==> flow/design.v <==
module multiplier  #(parameter width = 16)
   ( input    signed  [width-1 : 0] multiplicand,
     input    signed  [width-1 : 0] multiplier,   
     output   signed  [2 * width - 1 : 0] product
   ) ;
   assign  product = multiplicand * multiplier ;
endmodule
module  adder  #(parameter width = 32)  
		( input   signed [width-1 : 0] a ,
		  input   signed [width-1 : 0] b , 
		  output  signed [width-1 : 0] sum
		) ;
    assign   sum = a + b ;
endmodule
module accumulator #(parameter width = 32) 
	(input    clk,
     	 input    ena,
         input    reset,
         input	  signed [width - 1 : 0] acc_in,
   	 output   reg signed [width - 1 : 0] acc_out
	) ;
   always @(posedge clk) begin
      if (reset)  acc_out <= 0 ;
      else if (ena) acc_out <= acc_in ;
   end
endmodule
module mac_demo(input    clk, 
           input    reset, 
           input    ena,
   	   input    signed [16-1 : 0] k,
           input    signed [16-1 : 0] x,   
           output   signed [2 * 16 - 1 : 0] acc_out
          ) ;
           wire     signed [2 * 16 - 1 : 0] p ;
           wire     signed [2 * 16 - 1 : 0] acc_in ;
   multiplier  #(.width(16)) mult_0(.multiplicand(k),
                                          .multiplier(x),
                       			  .product(p)
                			  ) ;
   adder     #(.width(2*16)) add_0(.a(p),
                			 .b(acc_out),
                			 .sum(acc_in)
               				) ;
   accumulator  #(.width(2*16))  acc_0(.clk(clk),
                   			     .reset(reset),
                   			     .ena(ena),
                   			     .acc_in(acc_in),
                   			     .acc_out(acc_out)
                   			) ;
endmodule
# Tool chain data of mac_demo
# Module mac_demo before and after one edit of its RTL, step after step.
# "orig" refers to lines of the RTL above, "edited" to lines of the edited file.
# "change": "edited" minus "orig" as printed here.
# Operators carry their Yosys type and port widths (W data, S select, Z words).
# Cell names lack the library's common part.
# The mark - stands for no value.
[design] design="mac_demo" clk_port="clk" cell_library="sky130hd" lib_corner="tt_025C_1v80"

# Diff
# The edit as a unified diff against the file above.
# The edit is scripted: it alters the design's behaviour and was not made to optimise anything.
# begin of diff
@@ -21,6 +21,5 @@
 	) ;
    always @(posedge clk) begin
-      if (reset)  acc_out <= 0 ;
-      else if (ena) acc_out <= acc_in ;
+      if (ena) acc_out <= acc_in ;
    end
 endmodule
# end of diff

# After elaboration
# Source: Yosys, flattened and elaborated, memories not mapped. Widths are those after wreduce; folded enables and synchronous resets count as part of the registers. Registers that Yosys merges into a memory's read port (data or address) are not register bits. Print and check cells do not count. Equal cells are merged and count once.
[op_classes] element="n_addsub" orig=1 edited=1 change=0
[op_classes] element="multipliers" orig=1 edited=1 change=0
# Operator kinds equal on both sides are left out: 2.
[bits] element="register_bits" orig=32 edited=32 change=0
[bits] element="in_bits" orig=35 edited=35 change=0
[bits] element="output_inout_bits" orig=32 edited=32 change=0

# Logic depth
# Longest topological path by Yosys (ltp), each cell counted once; first at word level (registers and memories cut), then after technology mapping (sequential cells cut; the memories' decode and read muxes count).
[logic_depth] element="depth_word" orig=2 edited=2 change=0
[logic_depth] element="abc_area" orig="0" edited="0"
[logic_depth] element="mapped_depth" orig=25 edited=25 change=0
[logic_depth] element="ltp_nobuf" orig=23 edited=23 change=0

# After synthesis
# The flow's flattened synthesis, as Yosys stat reports it; memories are mapped. The netlist is that of the ABC_AREA named above (0 if unset); the other value can give another one.
[types] cell_type="dfxtp_1" orig=32 edited=0 change=-32
[types] cell_type="edfxtp_1" orig=0 edited=32 change=32
[types] cell_type="nor2_1" orig=46 edited=33 change=-13
[types] cell_type="mux2i_1" orig=8 edited=0 change=-8
[types] cell_type="clkbuf_1" orig=39 edited=32 change=-7
[types] cell_type="xnor2_1" orig=20 edited=27 change=7
[types] cell_type="nand2_1" orig=145 edited=141 change=-4
[types] cell_type="o21ai_0" orig=15 edited=19 change=4
[types] cell_type="a211oi_1" orig=8 edited=4 change=-4
[types] cell_type="a21o_1" orig=8 edited=4 change=-4
[types] cell_type="nand3_1" orig=8 edited=4 change=-4
[types] cell_type="o21bai_1" orig=7 edited=3 change=-4
[types] cell_type="nand4_1" orig=4 edited=0 change=-4
[types] cell_type="nand2b_1" orig=5 edited=8 change=3
[types] cell_type="o21a_1" orig=5 edited=2 change=-3
[types] cell_type="o21ai_1" orig=3 edited=0 change=-3
[types] cell_type="o22ai_1" orig=3 edited=0 change=-3
[types] cell_type="and2_1" orig=122 edited=120 change=-2
# Cell types equal on both sides are left out: 10.
# The list need not be complete.
[synth_totals] element="cells" orig=1305 edited=1231 change=-74
[synth_totals] element="area_um2" orig=12034.0 edited=11855.1 change=-178.9
[synth_totals] element="ffs" orig=32 edited=32 change=0
# The figures by module come from a second, unflattened synthesis with its own total; it is not the netlist above.
[hier_totals] element="cells_unflattened" orig=1397 edited=1326 change=-71
[hier_totals] element="area_unflattened_um2" orig=12532.0 edited=12329.3 change=-202.7
# Rows give one instance, submodules left out.
[modules_orig] mod="multiplier (width=16)" n_inst=1 cells=1073 area_um2=9766.9
[modules_orig] mod="adder (width=32)" n_inst=1 cells=221 area_um2=1601.5
[modules_orig] mod="accumulator (width=32)" n_inst=1 cells=103 area_um2=1163.6
[modules_orig] mod="mac_demo" n_inst=1 cells=0 area_um2=0.0
[modules_edited] mod="multiplier (width=16)" n_inst=1 cells=1073 area_um2=9766.9
[modules_edited] mod="adder (width=32)" n_inst=1 cells=221 area_um2=1601.5
[modules_edited] mod="accumulator (width=32)" n_inst=1 cells=32 area_um2=960.9
[modules_edited] mod="mac_demo" n_inst=1 cells=0 area_um2=0.0

# Path before layout
# Path of least setup slack by OpenSTA after synthesis, without wires, with an ideal clock, recovery checks aside; 20% of the period is set as input and as output delay. Where synthesis merged equal registers, the netlist keeps one of their names.
[synth_timing] element="path_kind" orig="input port to flip-flop" edited="input port to flip-flop"
[synth_timing] element="start" orig="input port k[15]" edited="input port k[15]"
[synth_timing] element="end" orig="register acc_0.acc_out[31]" edited="register acc_0.acc_out[28]"
[synth_timing] element="period_ps" orig=7000 edited=7000 change=0
[synth_timing] element="in_delay_ps" orig=1400 edited=1400 change=0
[synth_timing] element="setup_time_ps" orig=91 edited=263 change=172
[synth_timing] element="arrival_time_ps" orig=7000 edited=6840 change=-160
[synth_timing] element="t_required_ps" orig=6909 edited=6737 change=-172
[synth_timing] element="path_slack_ps" orig=-91 edited=-103 change=-12
[synth_timing] element="delay_ps" orig=5691 edited=5703 change=12
[synth_timing] element="driving_pins" orig=23 edited=21 change=-2
[synth_timing] element="path_buffers" orig=2 edited=1 change=-1
[synth_timing] element="period_less_setup_slack_ps" orig=7091 edited=7103 change=12
# "delay_ps" is the arrival time less input delay plus setup time.
# "driving_pins" counts driving pins, that of a launching flip-flop among them; a cell with two outputs on the path counts twice.
# "period_less_setup_slack_ps" is the clock period less the worst setup slack; recovery checks do not enter. This is arithmetic on one report: input and output delays are still those of the set period (20% each).
# Between the ends stands the longest chain of elaborated cells between them, by number of cells; it is not shown to be the way that was timed. Of several equally long chains one is given.
# Each line given opens the expression or statement behind the cell; cells for indexed reads and writes are added by Yosys, which also makes memories of some case tables.
[synth_between_orig] path_cell_list="clkbuf_1 nand2_1 inv_1 fa_1 inv_1 fa_1 inv_1 fa_1 fa_1 fa_1 inv_1 fa_1 inv_1 ha_1 clkbuf_1 a21o_1 a21oi_1 o21bai_1 a41o_1 nand4_1 a21oi_1 or3_1 a311oi_1" elab_chain_len=2 cells_between=2 lines_between=2 cone_classes="add/sub (1); mul (1)"
[synth_lines_orig] element="start, declared" line_no=30 text="input signed [16-1 : 0] k,"
[synth_lines_orig] element="$mul A16 B16 Y32" line_no=6
[synth_lines_orig] element="$add A32 B32 Y32" line_no=13 text="assign   sum = a + b ;"
[synth_lines_orig] element="end, assigned" line_no=23 text="if (reset)  acc_out <= 0 ;"
[synth_lines_orig] element="end, assigned" line_no=24 text="else if (ena) acc_out <= acc_in ;"
[synth_lines_orig] element="end, declared" line_no=20 text="output reg signed [width - 1 : 0] acc_out"
[synth_between_edited] path_cell_list="clkbuf_1 nand2_1 inv_1 fa_1 inv_1 fa_1 inv_1 fa_1 fa_1 fa_1 inv_1 fa_1 inv_1 ha_1 and4_1 a221oi_1 o21ai_0 a41o_2 nor4_2 nor2_1 xor2_1" elab_chain_len=2 cells_between=2 lines_between=2 cone_classes="add/sub (1); mul (1)"
[synth_lines_edited] element="start, declared" line_no=29 text="input signed [16-1 : 0] k,"
[synth_lines_edited] element="$mul A16 B16 Y32" line_no=6
[synth_lines_edited] element="$add A32 B32 Y32" line_no=13 text="assign   sum = a + b ;"
[synth_lines_edited] element="end, assigned" line_no=23 text="if (ena) acc_out <= acc_in ;"
[synth_lines_edited] element="end, declared" line_no=20 text="output reg signed [width - 1 : 0] acc_out"

# Path in the finished layout
# Path of least setup slack in the final report of each run of pair A (OpenROAD, finished layout, wires in). Where an end is a register, its clock arrival counts in the times.
# The report prints the path's times to 10 ps; the period is as set.
[layout_timing] element="path_kind" orig="input port to flip-flop" edited="input port to flip-flop"
[layout_timing] element="start" orig="input port x[2]" edited="input port x[10]"
[layout_timing] element="end" orig="register acc_0.acc_out[31]" edited="register acc_0.acc_out[22]"
[layout_timing] element="period_ps" orig=6890 edited=6890 change=0
[layout_timing] element="in_delay_ps" orig=1380 edited=1380 change=0
[layout_timing] element="setup_time_ps" orig=90 edited=250 change=160
[layout_timing] element="arrival_time_ps" orig=7010 edited=6970 change=-40
[layout_timing] element="t_required_ps" orig=7080 edited=6950 change=-130
[layout_timing] element="path_slack_ps" orig=70 edited=-20 change=-90
[layout_timing] element="driving_pins" orig=23 edited=23 change=0
[layout_timing] element="path_buffers" orig=3 edited=4 change=1
# Between the ends stands the longest chain of elaborated cells between them, by number of cells; it is not shown to be the way that was timed. Of several equally long chains one is given.
[layout_between_orig] path_cell_list="buf_2 buf_6 and2_4 buf_4 fa_2 inv_2 fa_1 inv_2 fa_1 fa_1 fa_1 inv_2 fa_1 inv_2 ha_4 a21o_1 a21oi_2 o21bai_1 a41o_1 nand4_1 a21oi_2 or3_1 a311oi_2" elab_chain_len=2 cells_between=2 lines_between=2 cone_classes="add/sub (1); mul (1)"
[layout_lines_orig] element="start, declared" line_no=31 text="input    signed [16-1 : 0] x,"
[layout_lines_orig] element="$mul A16 B16 Y32" line_no=6
[layout_lines_orig] element="$add A32 B32 Y32" line_no=13 text="assign   sum = a + b ;"
[layout_lines_orig] element="end, assigned" line_no=23 text="if (reset)  acc_out <= 0 ;"
[layout_lines_orig] element="end, assigned" line_no=24 text="else if (ena) acc_out <= acc_in ;"
[layout_lines_orig] element="end, declared" line_no=20 text="output reg signed [width - 1 : 0] acc_out"
[layout_between_edited] path_cell_list="dlygate4sd2_1 buf_6 and2_4 fa_1 inv_1 fa_1 inv_1 fa_1 fa_1 fa_1 inv_1 fa_1 inv_2 ha_4 buf_6 a21oi_4 o21ai_4 o311a_4 buf_6 o22a_4 a311o_1 a21oi_2 xnor2_1" elab_chain_len=2 cells_between=2 lines_between=2 cone_classes="add/sub (1); mul (1)"
[layout_lines_edited] element="start, declared" line_no=30 text="input    signed [16-1 : 0] x,"
[layout_lines_edited] element="$mul A16 B16 Y32" line_no=6
[layout_lines_edited] element="$add A32 B32 Y32" line_no=13 text="assign   sum = a + b ;"
[layout_lines_edited] element="end, assigned" line_no=23 text="if (ena) acc_out <= acc_in ;"
[layout_lines_edited] element="end, declared" line_no=20 text="output reg signed [width - 1 : 0] acc_out"

# Measured runs
# Runs of the flow (Yosys, OpenROAD) on both versions; the two runs of a pair have the same settings. The constraints put input and output delay at 20% of the set period each and load the outputs with 0.01 pF.
[flow_settings_pair_A] CORE_UTILIZATION=40 period_ns=6.89 CAP_MARGIN=20 CORE_MARGIN=2 SLEW_MARGIN=20
[measured_pair_A] element="synthesis_area_um2" orig=12034.0 edited=11855.1 change=-178.9
[measured_pair_A] element="design_die_area_um2" orig=31488.5 edited=31030.6 change=-457.9
[measured_pair_A] element="finalCellArea_um2" orig=14960.6 edited=15633.7 change=673.1
[measured_pair_A] element="utilization_pct" orig=50.5 edited=53.2 change=2.7
[measured_pair_A] element="setup_ws_ps" orig=72 edited=-16 change=-88
[measured_pair_A] element="setupTns_ps" orig=0 edited=-16 change=-16
[measured_pair_A] element="worst_hold_slack_ps" orig=505 edited=594 change=89
[measured_pair_A] element="achievedPeriod_ps" orig=6818 edited=6906 change=88
[flow_settings_pair_B] ABC_AREA=1 CORE_ASPECT_RATIO=0.67 CORE_UTILIZATION=42 CTS_CLUSTER_DIAMETER=27 GPL_TIMING_DRIVEN=0 HOLD_SLACK_MARGIN=0.21 MAX_ROUTING_LAYER="met5" PLACE_DENSITY=0.59 SLEW_MARGIN=10 period_ns=4.27 CAP_MARGIN=20 CORE_MARGIN=2
[measured_pair_B] element="synthesis_area_um2" orig=12858.6 edited=12728.5 change=-130.1
[measured_pair_B] element="design_die_area_um2" orig=32059.4 edited=31742.5 change=-316.9
[measured_pair_B] element="finalCellArea_um2" orig=17194.0 edited=16554.6 change=-639.4
[measured_pair_B] element="utilization_pct" orig=57.0 edited=55.2 change=-1.8
[measured_pair_B] element="setup_ws_ps" orig=-1499 edited=-1579 change=-80
[measured_pair_B] element="setupTns_ps" orig=-31110 edited=-31333 change=-223
[measured_pair_B] element="worst_hold_slack_ps" orig=557 edited=578 change=21
[measured_pair_B] element="achievedPeriod_ps" orig=5769 edited=5849 change=80
# By "achievedPeriod_ps" is meant the clock period of the run minus its worst setup slack. This is arithmetic on one report: input and output delays are still those of the set period (20% each).
